==> flow/design.v <==
`timescale 1ns / 1ps
module uart_fifo #(
	parameter DATA_WIDTH = 8,
	parameter DATA_DEPTH = 8
)
(
	input wire aclk,
	input wire aresetn,
	input wire [DATA_WIDTH-1:0]s_axis_tdata,
	input wire s_axis_tvalid,
	output wire s_axis_tready,
	output wire [DATA_WIDTH-1:0]m_axis_tdata,
	output wire m_axis_tvalid,
	input wire m_axis_tready,
	output wire almost_empty,
	output wire almost_full
);
function integer clogb2;
    input [31:0]value;
    begin
        value = value - 1;
        for (clogb2 = 0; value > 0; clogb2 = clogb2 + 1) begin
            value = value >> 1;
        end
    end
endfunction
localparam RWIDTH = clogb2(DATA_DEPTH);
localparam CWIDTH = RWIDTH+1;
reg [DATA_WIDTH-1:0]data[DATA_DEPTH-1:0];
reg [RWIDTH-1:0]head;
reg [RWIDTH-1:0]tail;
reg [CWIDTH-1:0]count;
reg tready;
reg [DATA_WIDTH-1:0]tdata;
reg tvalid;
reg aempty;
reg afull;
wire wr_valid;
wire rd_valid;
integer i;
assign s_axis_tready = tready;
assign m_axis_tdata = tdata;
assign m_axis_tvalid = tvalid;
assign wr_valid = s_axis_tvalid & s_axis_tready;
assign rd_valid = m_axis_tvalid & m_axis_tready;
assign almost_empty = aempty;
assign almost_full = afull; 
always @(posedge aclk) begin
	if (aresetn == 1'b0) begin
		for (i = 0; i < DATA_DEPTH-1; i = i + 1) begin
			data[i] <= 0;
		end
		head <= 0;
		tail <= 0;
		count <= 0;
	end else begin
		case ({wr_valid,rd_valid})
		2'b00: begin
			head <= head;
			tail <= tail;
			count <= count;
		end
		2'b01: begin
			head <= head;
			tail <= tail + 1;
			count <= count - 1;
		end
		2'b10: begin
			data[head] <= s_axis_tdata;
			head <= head + 1;
			tail <= tail;
			count <= count + 1;
		end
		2'b11: begin
			data[head] <= s_axis_tdata;
			head <= head + 1;
			tail <= tail + 1;
			count <= count;
		end
		endcase
	end
end
always @(*) begin
	if (aresetn == 1'b0) begin
		tready <= 1'b0;
		tdata <= 0;
		tvalid <= 1'b0;
	end else begin
		tready <= (count < DATA_DEPTH) ? 1'b1 : 1'b0;
		tdata <= data[tail];
		tvalid <= (count > 0) ? 1'b1 : 1'b0;
	end
end
always @(*) begin
	if (aresetn == 1'b0) begin
		aempty <= 1'b0;
		afull <= 1'b0;
	end else begin
		aempty <= (count <= 1) ? 1'b1 : 1'b0;
		afull <= (count >= (DATA_DEPTH - 1)) ? 1'b1 : 1'b0;
	end
end
endmodule
`timescale 1ns / 1ps
module uart_prescaler
(
	input wire clk,
	input wire rst,
	input wire en,
	input wire [15:0]div,
	output wire stb,
	output wire half
);
reg [15:0]cnt;
reg stb_out;
reg half_out;
assign stb = stb_out;
assign half = half_out;
always @(posedge clk) begin
	if (rst == 1'b1) begin
		cnt <= 0;
	end else begin
		if (en == 1'b1) begin
			if (cnt == (div - 1)) begin
				cnt <= 0;
			end else begin
				cnt <= cnt + 1;
			end 
		end else begin
			cnt <= 0;
		end
	end
end
always @(*) begin
	if (rst == 1'b1) begin
		stb_out <= 1'b0;
	end else begin
		stb_out <= (cnt == (div - 1)) ? 1'b1 : 1'b0;
	end
end
always @(*) begin
	if (rst == 1'b1) begin
		half_out <= 1'b0;
	end else begin
		half_out <= (cnt == ({1'b0,div[15:1]} - 1)) ? 1'b1 : 1'b0;
	end
end
endmodule
`timescale 1ns / 1ps
module uart_rx #(
	parameter BAUD_PRESCALER = 12,	
	parameter PARITY = 0,
	parameter BYTE_SIZE = 8,
	parameter STOP_BITS = 0,
	parameter FIFO_DEPTH = 16
)
(
	input wire aclk,
	input wire aresetn,
	input wire [23:0]s_axis_config_tdata,
	input wire s_axis_config_tvalid,
	output wire s_axis_config_tready,
	output wire [15:0]m_axis_tdata,
	output wire [0:0]m_axis_tuser,
	output wire m_axis_tvalid,
	input wire m_axis_tready,
	input wire rxd,
	output wire rtsn
);
localparam STATE_IDLE = 0;
localparam STATE_START = 1;
localparam STATE_BYTE = 2;
localparam STATE_PAR = 3;
localparam STATE_STOP = 4;
localparam STATE_END = 5;
localparam PARITY_NONE = 3'd0;
localparam PARITY_EVEN = 3'd1;
localparam PARITY_ODD = 3'd2;
localparam PARITY_MARK = 3'd3;
localparam PARITY_SPACE = 3'd4;
localparam STOP_BITS_ONE = 1'd0;
localparam STOP_BITS_TWO = 1'd1;
reg [3:0]state;
reg [15:0]prescaler;
reg [2:0]parity;
reg [3:0]byte_size;
reg [0:0]stop_bits;
reg pre_en;
wire pre_stb;
wire pre_half;
reg [15:0]s_data;
reg s_valid;
wire s_ready;
reg [15:0]rx_data;
reg rx_par;
reg rx_par_rcv;
reg [7:0]byte_cnt;
reg [15:0]bit_cnt;
reg bit_rec;
reg parity_error;
wire afull;
(* IOB = "TRUE" *) reg rxd_in;
(* IOB = "TRUE" *) reg rtsn_out;
wire rx_fall;
wire rx_rise;
assign s_axis_config_tready = (state == STATE_IDLE) ? 1'b1 : 1'b0;
assign rtsn = rtsn_out;
always @(posedge aclk) begin
	if (aresetn == 1'b0) begin
		prescaler <= BAUD_PRESCALER;
		parity <= PARITY;
		byte_size <= BYTE_SIZE;
		stop_bits <= STOP_BITS;
	end else begin
		if ((s_axis_config_tvalid == 1'b1) && (s_axis_config_tready == 1'b1)) begin
			prescaler <= s_axis_config_tdata[15:0];
			parity <= s_axis_config_tdata[18:16];
			byte_size <= s_axis_config_tdata[22:19];
			stop_bits <= s_axis_config_tdata[23];
		end
	end
end
always @(posedge aclk) begin
	if (aresetn == 1'b0) begin
		rxd_in <= 1'b0;
		rtsn_out <= 1'b1;
	end else begin
		rxd_in <= rxd;
		rtsn_out <= (afull) ? 1'b1 : 1'b0;
	end
end
always @(posedge aclk) begin
	if (aresetn == 1'b0) begin
		bit_cnt <= 0;
	end else begin
		if (state != STATE_IDLE) begin
			if (pre_stb == 1'b1) begin
				bit_cnt <= 0;
			end else begin
				bit_cnt <= bit_cnt + rxd_in;
			end
		end else begin
			bit_cnt <= 0;
		end
	end
end
always @(*) begin
	if (aresetn == 1'b0) begin
		bit_rec <= 1'b0;
	end else begin
		bit_rec <= (bit_cnt >= {1'b0,prescaler[15:1]}) ? 1'b1 : 1'b0;
	end
end
always @(posedge aclk) begin
	if (aresetn == 1'b0) begin
		pre_en <= 1'b0;
		s_data <= 0;
		s_valid <= 1'b0;
		rx_data <= 0;
		byte_cnt <= 0;
		rx_par_rcv <= 1'b0;
		state <= STATE_IDLE;
	end else begin
		case (state)
		STATE_IDLE: begin
			if (rx_fall == 1'b1) begin
				pre_en <= 1'b1;
				state <= STATE_START;
			end else begin
				pre_en <= 1'b0;
			end
		end
		STATE_START: begin
			if (pre_stb == 1'b1) begin
				if (bit_rec == 1'b0) begin
					byte_cnt <= 0;
					rx_data <= 0;
					state <= STATE_BYTE;
				end else begin
					state <= STATE_IDLE;
				end
			end
		end
		STATE_BYTE: begin
			if (pre_stb == 1'b1) begin
				rx_data[byte_cnt] <= bit_rec;
				if (byte_cnt == (byte_size - 1)) begin
					if (parity == PARITY_NONE) begin
						state <= STATE_STOP;
					end else begin
						state <= STATE_PAR;
					end
				end else begin
					byte_cnt <= byte_cnt + 1;
				end
			end
		end
		STATE_PAR: begin
			if (pre_stb == 1'b1) begin
				rx_par_rcv <= bit_rec;
				state <= STATE_STOP;
			end
		end
		STATE_STOP: begin
			if (pre_half == 1'b1) begin
				state <= STATE_END;
			end
		end
		STATE_END: begin
			if (s_valid == 1'b0) begin
				s_valid <= 1'b1;
				s_data <= rx_data;
				if (rx_par != rx_par_rcv) begin
					parity_error <= 1'b1;
				end else begin
					parity_error <= 1'b0;
				end
			end else begin
				s_valid <= 1'b0;
				if (s_ready == 1'b1) begin
				end else begin
				end
				state <= STATE_IDLE;
			end
			pre_en <= 1'b0;
		end
		endcase
	end
end
always @(posedge aclk) begin
	if (aresetn == 1'b0) begin
		rx_par <= 1'b0;
	end else begin
		case (state)
		STATE_BYTE: begin
			if (pre_stb == 1'b1) begin
				case (parity)
				PARITY_EVEN: rx_par <= rx_par + bit_rec;
				PARITY_ODD: rx_par <= rx_par + bit_rec;
				default: rx_par <= rx_par;
				endcase
			end
		end
		STATE_PAR: begin
			rx_par <= rx_par;
		end
		STATE_STOP: begin
			rx_par <= rx_par;
		end
		default: begin
			case (parity)
			PARITY_EVEN: rx_par <= 1'b0;
			PARITY_ODD: rx_par <= 1'b1;
			PARITY_MARK: rx_par <= 1'b1;
			PARITY_SPACE: rx_par <= 1'b0;
			endcase
		end
		endcase
	end
end
uart_fifo #(
	.DATA_WIDTH(16+1),
	.DATA_DEPTH(FIFO_DEPTH)
) fifo_sync_inst (
	.aclk(aclk),
	.aresetn(aresetn),
	.s_axis_tdata({parity_error,s_data}),
	.s_axis_tvalid(s_valid),
	.s_axis_tready(s_ready),
	.m_axis_tdata({m_axis_tuser,m_axis_tdata}),
	.m_axis_tvalid(m_axis_tvalid),
	.m_axis_tready(m_axis_tready),
	.almost_full(afull)
);
uart_prescaler prescaler_inst (
	.clk(aclk),
	.rst(~aresetn),
	.en(pre_en),
	.div(prescaler),	
	.stb(pre_stb),
	.half(pre_half)
);
edge_detect #(
	.ZERO_DELAY("TRUE")
) edge_detect_inst (
	.clk(aclk),
	.sig(rxd_in),
	.fall(rx_fall),
	.rise(rx_rise)
);
endmodule
module edge_detect #(
	parameter ZERO_DELAY = "FALSE"
)
(
	input wire clk,
	input wire sig,
	output wire fall,
	output wire rise
);
reg [1:0]sig_ff;
reg fall_out;
reg rise_out;
assign fall = fall_out;
assign rise = rise_out;
always @(posedge clk) begin
	sig_ff[0] <= sig;
	sig_ff[1] <= sig_ff[0];
end
generate if (ZERO_DELAY == "FALSE") begin
	always @(posedge clk) begin
		if (sig_ff[0] & ~sig_ff[1]) begin
			rise_out <= 1'b1;
		end else begin
			rise_out <= 1'b0;
		end
		if (~sig_ff[0] & sig_ff[1]) begin
			fall_out <= 1'b1;
		end else begin
			fall_out <= 1'b0;
		end
	end
end else begin
	always @(sig, sig_ff[0]) begin
		rise_out <= sig & ~sig_ff[0];
		fall_out <= ~sig & sig_ff[0];
	end
end endgenerate
endmodule
`timescale 1ns / 1ps
module uart_tx #(
	parameter BAUD_PRESCALER = 12,
	parameter PARITY = 0,
	parameter BYTE_SIZE = 8,
	parameter STOP_BITS = 0,
	parameter FIFO_DEPTH = 16
)
(
	input wire aclk,
	input wire aresetn,
	input wire [23:0]s_axis_config_tdata,
	input wire s_axis_config_tvalid,
	output wire s_axis_config_tready,
	input wire [15:0]s_axis_tdata,
	input wire s_axis_tvalid,
	output wire s_axis_tready,
	output wire txd,
	input wire ctsn 
);
localparam PARITY_NONE = 3'd0;
localparam PARITY_EVEN = 3'd1;
localparam PARITY_ODD = 3'd2;
localparam PARITY_MARK = 3'd3;
localparam PARITY_SPACE = 3'd4;
localparam STOP_BITS_ONE = 1'd0;
localparam STOP_BITS_TWO = 1'd1;
localparam STATE_IDLE = 0;
localparam STATE_START = 1;
localparam STATE_BYTE = 2;
localparam STATE_PAR = 3;
localparam STATE_STOP = 4;
localparam STATE_END = 5;
reg [3:0]state;
reg [15:0]prescaler;
reg [2:0]parity;
reg [3:0]byte_size;
reg [0:0]stop_bits;
wire [15:0]m_data;
wire m_valid;
reg m_ready;
reg [15:0]counter;
reg pre_en;
wire pre_stb;
reg [15:0]tx_data;
reg tx_par;
(* IOB = "TRUE" *) reg txd_out;
assign txd = txd_out;
assign s_axis_config_tready = (state == STATE_IDLE) ? 1'b1 : 1'b0;
always @(posedge aclk) begin
	if (aresetn == 1'b0) begin
		prescaler <= BAUD_PRESCALER;
		parity <= PARITY;
		byte_size <= BYTE_SIZE;
		stop_bits <= STOP_BITS;
	end else begin
		if ((s_axis_config_tvalid == 1'b1) && (s_axis_config_tready == 1'b1)) begin
			prescaler <= s_axis_config_tdata[15:0];
			parity <= s_axis_config_tdata[18:16];
			byte_size <= s_axis_config_tdata[22:19];
			stop_bits <= s_axis_config_tdata[23];
		end
	end
end
always @(posedge aclk) begin
	if (aresetn <= 1'b0) begin
		txd_out <= 1'b0;
	end else begin
		case (state)
		STATE_IDLE: begin
			txd_out <= 1'b1;
		end
		STATE_START: begin
			txd_out <= 1'b0;
		end
		STATE_BYTE: begin
			txd_out <= tx_data[0];
		end
		STATE_PAR: begin
			txd_out <= tx_par;
		end
		STATE_STOP: begin
			txd_out <= 1'b1;
		end
		STATE_END: begin
			txd_out <= 1'b1;
		end
		default: begin
			txd_out <= 1'b1;
		end
		endcase
	end
end
always @(posedge aclk) begin
	if (aresetn == 1'b0) begin
		pre_en <= 1'b0;
		m_ready <= 1'b0;
		tx_data <= 0;
		counter <= 0;
		state <= STATE_IDLE;
	end else begin
		case (state)
		STATE_IDLE: begin
			if (m_ready == 1'b0) begin
				if (ctsn == 1'b0) begin
					m_ready <= 1'b1;
				end
			end else begin
				if (m_valid == 1'b1) begin
					m_ready <= 1'b0;
					tx_data <= m_data;
					counter <= 0;
					pre_en <= 1'b1;
					state <= STATE_START;
				end
			end
		end
		STATE_START: begin
			if (pre_stb == 1'b1) begin
				state <= STATE_BYTE;
			end
		end
		STATE_BYTE: begin
			if (pre_stb == 1'b1) begin
				tx_data[14:0] <= tx_data[15:1];
				if (counter == (byte_size - 1)) begin
					counter <= 0;
					if (parity == PARITY_NONE) begin
						state <= STATE_STOP;
					end else begin
						state <= STATE_PAR;
					end
				end else begin
					counter <= counter + 1;
				end
			end
		end
		STATE_PAR: begin
			if (pre_stb == 1'b1) begin
				state <= STATE_STOP;
			end
		end
		STATE_STOP: begin
			if (pre_stb == 1'b1) begin
				case (stop_bits)
				STOP_BITS_ONE: begin
					state <= STATE_END;
				end
				STOP_BITS_TWO: begin
					if (counter == 1) begin
						counter <= 0;
						state <= STATE_END;
					end else begin
						counter <= counter + 1;
					end
				end
				endcase
			end
		end
		STATE_END: begin
			if (m_ready == 1'b0) begin
				pre_en <= 1'b0;
				m_ready <= 1'b1;
			end else begin
				m_ready <= 1'b0;
				if (m_valid == 1'b1) begin
					tx_data <= m_data;
					pre_en <= 1'b1;
					state <= STATE_START;
				end else begin
					state <= STATE_IDLE;
				end
			end
		end
		default: begin
			state <= STATE_IDLE;
		end		
		endcase
	end
end
always @(posedge aclk) begin
	if (aresetn == 1'b0) begin
		tx_par <= 1'b0;
	end else begin
		case (state)
		STATE_BYTE: begin
			if (pre_stb == 1'b1) begin
				case (parity)
				PARITY_EVEN: tx_par <= tx_par + tx_data[0];
				PARITY_ODD: tx_par <= tx_par + tx_data[0];
				default: tx_par <= tx_par;
				endcase
			end
		end
		STATE_PAR: begin
			tx_par <= tx_par;
		end
		default: begin
			case (parity)
			PARITY_EVEN: tx_par <= 1'b0;
			PARITY_ODD: tx_par <= 1'b1;
			PARITY_MARK: tx_par <= 1'b1;
			PARITY_SPACE: tx_par <= 1'b0;
			endcase
		end
		endcase
	end
end
uart_fifo #(
	.DATA_WIDTH(16),
	.DATA_DEPTH(FIFO_DEPTH)
) fifo_sync_inst (
	.aclk(aclk),
	.aresetn(aresetn),
	.s_axis_tdata(s_axis_tdata),
	.s_axis_tvalid(s_axis_tvalid),
	.s_axis_tready(s_axis_tready),
	.m_axis_tdata(m_data),
	.m_axis_tvalid(m_valid),
	.m_axis_tready(m_ready)
);
uart_prescaler prescaler_inst (
	.clk(aclk),
	.rst(~aresetn),
	.en(pre_en),
	.div(prescaler),	
	.stb(pre_stb)
);
endmodule
`timescale 1ns / 1ps
module axis_uart_v1_0 #(
	parameter integer BAUD_PRESCALER = 10,	 
	parameter integer PARITY = 0, 			 
	parameter integer BYTE_SIZE = 8, 		 
	parameter integer STOP_BITS = 0, 		 
	parameter integer FIFO_DEPTH = 16,		 
	parameter integer FLOW_CONTROL = 1,		 
	parameter integer DYNAMIC_CONFIG = 1	 
)
(
	input wire aclk,
	input wire aresetn,
	input wire [23:0]s_axis_config_tdata,	 
	input wire s_axis_config_tvalid,
	output wire s_axis_config_tready,
	input wire [15:0]s_axis_tdata,
	input wire s_axis_tvalid,
	output wire s_axis_tready,
	output wire [15:0]m_axis_tdata,
	output wire m_axis_tuser,				 
	output wire m_axis_tvalid,
	input wire m_axis_tready,
	output wire tx,
	input wire rx,
	output wire rts,						 
	input wire cts							 
);
wire s_axis_config_tx_tready;
wire s_axis_config_rx_tready;
assign s_axis_config_tready = (DYNAMIC_CONFIG) ? s_axis_config_tx_tready & s_axis_config_rx_tready : 1'b0;
uart_tx #(
	.BAUD_PRESCALER(BAUD_PRESCALER),
	.PARITY(PARITY),
	.BYTE_SIZE(BYTE_SIZE),
	.STOP_BITS(STOP_BITS),
	.FIFO_DEPTH(FIFO_DEPTH)
) uart_tx_inst (
	.aclk(aclk),
	.aresetn(aresetn),
	.s_axis_config_tdata(s_axis_config_tdata),
	.s_axis_config_tvalid((DYNAMIC_CONFIG) ? (s_axis_config_tvalid & s_axis_config_rx_tready) : 1'b0),
	.s_axis_config_tready(s_axis_config_tx_tready),
	.s_axis_tdata(s_axis_tdata),
	.s_axis_tvalid(s_axis_tvalid),
	.s_axis_tready(s_axis_tready),
	.txd(tx),
	.ctsn(FLOW_CONTROL ? cts : 1'b0)
);
uart_rx #(
	.BAUD_PRESCALER(BAUD_PRESCALER),
	.PARITY(PARITY),
	.BYTE_SIZE(BYTE_SIZE),
	.STOP_BITS(STOP_BITS),
	.FIFO_DEPTH(FIFO_DEPTH)
) uart_rx_inst (
	.aclk(aclk),
	.aresetn(aresetn),
	.s_axis_config_tdata(s_axis_config_tdata),
	.s_axis_config_tvalid((DYNAMIC_CONFIG) ? (s_axis_config_tvalid & s_axis_config_tx_tready) : 1'b0),
	.s_axis_config_tready(s_axis_config_rx_tready),
	.m_axis_tdata(m_axis_tdata),
	.m_axis_tuser(m_axis_tuser),
	.m_axis_tvalid(m_axis_tvalid),
	.m_axis_tready(m_axis_tready),
	.rxd(rx),
	.rtsn(rts)
);
endmodule
# Step by step through the tools: axis_uart_v1_0
# What the tools print for axis_uart_v1_0, step after step.
# Lines are those of the file above, counted from 1.
# Operators: Yosys type, input widths -> output width; for muxes data width and select width s.
# Cell names lack the library's common part.
# The mark - stands for no value.
[setup]
top_module = "axis_uart_v1_0"
clk_port = "aclk"
lib = "sky130hd"
lib_corner = "tt_025C_1v80"

# Word-level counts
# Source: Yosys, flattened and elaborated, memories not mapped. Widths are those after wreduce. Print and check cells do not count.
# Memory sizes are those after Yosys's memory passes, which may raise the word count (mostly to a power of two), join words into wider ones and drop unused or constant bits.
[classes]
cmp = 7
logic = 22
n_mux = 120
n_addsub = 21
shifts = 2
eq_ne = 58
reduce_and_logical = 55
[op_table]
columns = ["cell", "n"]
rows = [
  ["$mux 16", 15],
  ["$eq 16x32->1", 4],
  ["$mux 17", 6],
  ["$mux 4", 24],
  ["$add 16x1->16 const B", 3],
  ["$pmux 16 s3", 1],
  ["$pmux 4 s6", 2],
  ["$mux 15", 3],
  ["$mux 1", 44],
  ["$reduce_or 2->1", 18],
  ["$sub 16x1->17 const B", 2],
  ["$eq 8x32->1", 1],
  ["$pmux 16 s2", 1],
  ["$mux 8", 4],
  ["$ne 2x2->1 const B", 15],
  ["$pmux 15 s2", 1],
  ["$pmux 1 s2", 11],
  ["$reduce_or 3->1", 7],
  ["$ne 2x1->1 const B", 10],
  ["$pmux 5 s2", 2],
  ["$shift 1x9->16", 1],
  ["$shift 1x9->16 const A", 1],
  ["$sub 15x1->16 const B", 1],
  ["$add 16x1->16", 1],
  ["$eq 16x1->1 const B", 1],
  ["$ge 16x15->1", 1],
  ["$and 16x16->16", 1],
  ["$or 16x16->16", 1],
]
# Other operator kinds: 46; their cells: 103.
[bits]
mem_count = 2
mem_bits_rw = 528
inputBits = 47
ff_bits = 213
[memory_table]
columns = ["name", "size", "word_bits", "line_no", "source"]
rows = [
  ["uart_rx_inst.fifo_sync_inst.data", 16, 17, 29, "reg [DATA_WIDTH-1:0]data[DATA_DEPTH-1:0];"],
  ["uart_tx_inst.fifo_sync_inst.data", 16, 16, 29, ""],
]

# Longest topological paths
# Yosys ltp: most cells in a row. Word level: on the elaborated netlist, between registers, memories and ports. Mapped: between sequential cells and ports; inverters and the memories' decode and read muxes count.
[depth]
depth_word = 9
ABC_AREA = 0
mapped_depth = 15
ltp_nobuf = 13

# Synthesis result
# The flow's flattened synthesis, as Yosys stat reports it; memories are mapped. The netlist is that of the ABC_AREA named above (0 if unset); the other value can give another one.
[synth_totals]
yosys_area_um2 = 35871.9
mapped_cells = 2918
sequential_area_um2 = 20309.5
buf_cells = 201
ffs = 750
[by_type]
columns = ["cell_type", "n"]
rows = [
  ["edfxtp_1", 529],
  ["dfxtp_1", 221],
  ["mux4_2", 165],
  ["and2_1", 526],
  ["nand2_1", 205],
  ["a21oi_1", 138],
  ["ha_1", 54],
  ["nor2_1", 170],
  ["xnor2_1", 71],
  ["clkbuf_1", 161],
  ["xor2_1", 60],
  ["o21ai_0", 69],
  ["nand4_1", 52],
  ["nand3_1", 56],
  ["inv_1", 70],
  ["mux2i_1", 25],
  ["or3_1", 27],
  ["nor3_1", 32],
]
# Not listed: further types 68, cells in them 287.
# By module: a second synthesis without flattening, with its own total; a netlist apart from the flattened one above.
[hier_totals]
cells_unflattened = 3345
hier_area_um2 = 37464.7
# Rows give one instance, submodules left out.
[by_module]
columns = ["mod", "area_um2", "cells", "n_inst", "mod_seq_area_um2"]
rows = [
  ["uart_fifo", 13518.0, 973, 1, 8508.2],
  ["uart_fifo", 12677.2, 925, 1, 8027.7],
  ["uart_rx", 4719.5, 596, 1, 1791.7],
  ["uart_prescaler", 1746.7, 231, 2, 320.3],
  ["uart_tx", 3002.9, 383, 1, 1321.3],
  ["edge_detect", 35.0, 3, 1, 20.0],
  ["axis_uart_v1_0", 18.8, 3, 1, 0.0],
]

# Worst setup path after synthesis
# Source: OpenSTA report_checks on the synthesized netlist (no wires, ideal clock, input and output delay 20% of the period each), path of least setup slack; recovery checks are left aside. Register names are those of the netlist, which keeps one name where synthesis merged equal registers.
[synth_timing]
path_type = "input port to flip-flop"
startpoint = "in aresetn"
endpoint = "mem uart_rx_inst.fifo_sync_inst.data[4][0]"
setup_slack_ns = 3.299
t_first_pin_ns = 1.600
in_delay_ns = 1.600
delay_ns = 3.101
setup_ns = 0.415
n_path_buf = 2
arrival_ns = 4.286
period_ns = 8.0
driving_pins = 11
period_less_setup_slack_ns = 4.701
# "delay_ns" = arrival - input delay + setup time.
# "driving_pins" counts driving pins, that of a launching flip-flop among them; a cell with two outputs on the path counts twice.
# "period_less_setup_slack_ns" = period - worst setup slack (recovery checks aside). The figure is calculated, with input and output delays left at 20% of the set period.
# Between the ends stands the longest chain of elaborated cells between them, by number of cells; it is not shown to be the way that was timed. Of several equally long chains one is given.
# A line is the first line of the expression or statement that the cell stems from. Yosys adds cells for indexed reads and writes and turns some case tables into memories.
# Only ways into the end's enable, where the timed path ends, are counted here.
[synth_via]
cell_sequence = "inv_1 > clkbuf_1 > a21oi_1 > and2_1 > clkbuf_1 > inv_1 > ha_1 > nor2_1 > nor2_1 > nand2_1 > o21ai_0"
elab_chain_cells = 7
cone_cells = 16
cone_lines = 5
[synth_rtl]
columns = ["element", "line_no", "source"]
rows = [
  ["from (decl)", 671, "input wire aresetn,"],
  ["$mux 1", 84, "if (aresetn == 1'b0) begin"],
  ["$and 1x1->1", 45, "assign rd_valid = m_axis_tvalid & m_axis_tready;"],
  ["$eq 2x2->1", 57, "case ({wr_valid,rd_valid})"],
  ["$reduce_or 3->1", "-", ""],
  ["$pmux 1 s2", 57, ""],
  ["$mux 1", 49, "if (aresetn == 1'b0) begin"],
  ["$or 1x1->1", "-", ""],
  ["to (decl)", 29, "reg [DATA_WIDTH-1:0]data[DATA_DEPTH-1:0];"],
]
# Nets of the timed path that keep an RTL name, with a line that drives or declares them; the list need not be complete.
[synth_named_nets]
columns = ["signal", "line_no"]
rows = [
  ["m_axis_tvalid", 84],
]

# Timing after layout
# From the final timing report of job 1: the path of least setup slack in the routed layout; clock arrival at registers is part of the times.
[layout_timing]
path_type = "flip-flop to output port"
startpoint = "reg (name not given)"
endpoint = "out m_axis_tuser"
t_first_pin_ns = 0.59
setup_slack_ns = 0.29
arrival_ns = 3.35
period_ns = 4.55
driving_pins = 6
n_path_buf = 2
[layout_via]
cell_sequence = "dfxtp_4 > buf_4 > mux4_2 > mux4_2 > and2_1 > clkdlybuf4s50_1"
[layout_rtl]
columns = ["element", "line_no", "source"]
rows = [
  ["to (decl)", 679, "output wire m_axis_tuser,"],
]
# Chain of elaborated cells between the ends: none given.

# Flow runs of axis_uart_v1_0

2 stored runs of axis_uart_v1_0 in the flow (synthesis by Yosys, layout by OpenROAD, sky130hd cells), in arbitrary order. Constraints: input delay and output delay 20% of the set period each, output load 0.01 pF.
"period_reached_ns": clock period set for the run, less the worst setup slack. It is reckoned from that one timing run; input and output delays stay at 20% of the period that was set.
"worstPathTime_ns" means the part of the period allowed to the worst setup path (the constraints hold back 20% at inputs and 20% at outputs) less its slack; where the path has registers, the arrival times of their clocks count too.
By "totalPower_uw" is meant OpenSTA's value without simulated activity: inputs other than the clock are taken to toggle once in ten clock periods, and the tool carries that through the logic.

# job 1
==> flow/run.sh <==
#!/bin/bash
# the make line also repeats the synthesis and layout settings of config.mk as NAME=value (left out here)
make -C /OpenROAD-flow-scripts/flow DESIGN_CONFIG=/design/flow/config.mk WORK_HOME=/design/flow/orfs CLKGATE_MAP_FILE= finish
==> flow/config.mk <==
export PLATFORM = sky130hd
export DESIGN_NAME = axis_uart_v1_0
export DESIGN_NICKNAME = axis_uart_v1_0
export VERILOG_FILES = /design/flow/design.v
export SDC_FILE = /design/flow/constraint.sdc
export NUM_CORES = 4
export LEC_CHECK = 0
export CAP_MARGIN = 0
export CELL_PAD_IN_SITES_GLOBAL_PLACEMENT = 1
export CORE_ASPECT_RATIO = 1.86
export CORE_MARGIN = 2
export CORE_UTILIZATION = 63
export CTS_CLUSTER_DIAMETER = 302
export HOLD_SLACK_MARGIN = 0.14
export MAX_ROUTING_LAYER = met4
export SLEW_MARGIN = 20
==> flow/constraint.sdc <==
create_clock -name core_clock -period 4.55 [get_ports {aclk}]
set_input_delay 0.9100 -clock core_clock [delete_from_list [all_inputs] [get_ports {aclk}]]
set_output_delay 0.9100 -clock core_clock [all_outputs]
set_load 0.01 [all_outputs]

==> job 1: results <==
post_synth_area_um2=35871.9
design.die.area_um2=58957.3
final_stdcell_area_um2=39703.1
worst_setup_slack_ns=0.294
hold_worst_slack_ns=0.393
totalPower_uw=17539
period_reached_ns=4.256
worstPathTime_ns=3.35
critical_path_type="flip-flop to output port"

# job 2
==> flow/run.sh <==
#!/bin/bash
# the make line also repeats the synthesis and layout settings of config.mk as NAME=value (left out here)
make -C /OpenROAD-flow-scripts/flow DESIGN_CONFIG=/design/flow/config.mk WORK_HOME=/design/flow/orfs CLKGATE_MAP_FILE= finish
==> flow/config.mk <==
export PLATFORM = sky130hd
export DESIGN_NAME = axis_uart_v1_0
export DESIGN_NICKNAME = axis_uart_v1_0
export VERILOG_FILES = /design/flow/design.v
export SDC_FILE = /design/flow/constraint.sdc
export NUM_CORES = 4
export LEC_CHECK = 0
export ABC_AREA = 1
export CAP_MARGIN = 20
export CELL_PAD_IN_SITES_GLOBAL_PLACEMENT = 0
export CORE_ASPECT_RATIO = 1.06
export CORE_MARGIN = 4
export CORE_UTILIZATION = 32
export CTS_CLUSTER_DIAMETER = 231
export CTS_CLUSTER_SIZE = 32
export GPL_ROUTABILITY_DRIVEN = 1
export MAX_ROUTING_LAYER = met4
export PLACE_DENSITY_LB_ADDON = 0.1
export SETUP_SLACK_MARGIN = 0.61
export SLEW_MARGIN = 20
==> flow/constraint.sdc <==
create_clock -name core_clock -period 4.29 [get_ports {aclk}]
set_input_delay 0.8580 -clock core_clock [delete_from_list [all_inputs] [get_ports {aclk}]]
set_output_delay 0.8580 -clock core_clock [all_outputs]
set_load 0.01 [all_outputs]

==> job 2: results <==
post_synth_area_um2=35361.4
design.die.area_um2=115889.0
final_stdcell_area_um2=39038.7
worst_setup_slack_ns=0.542
hold_worst_slack_ns=0.385
totalPower_uw=16630
period_reached_ns=3.748
worstPathTime_ns=2.89
critical_path_type="flip-flop to output port"
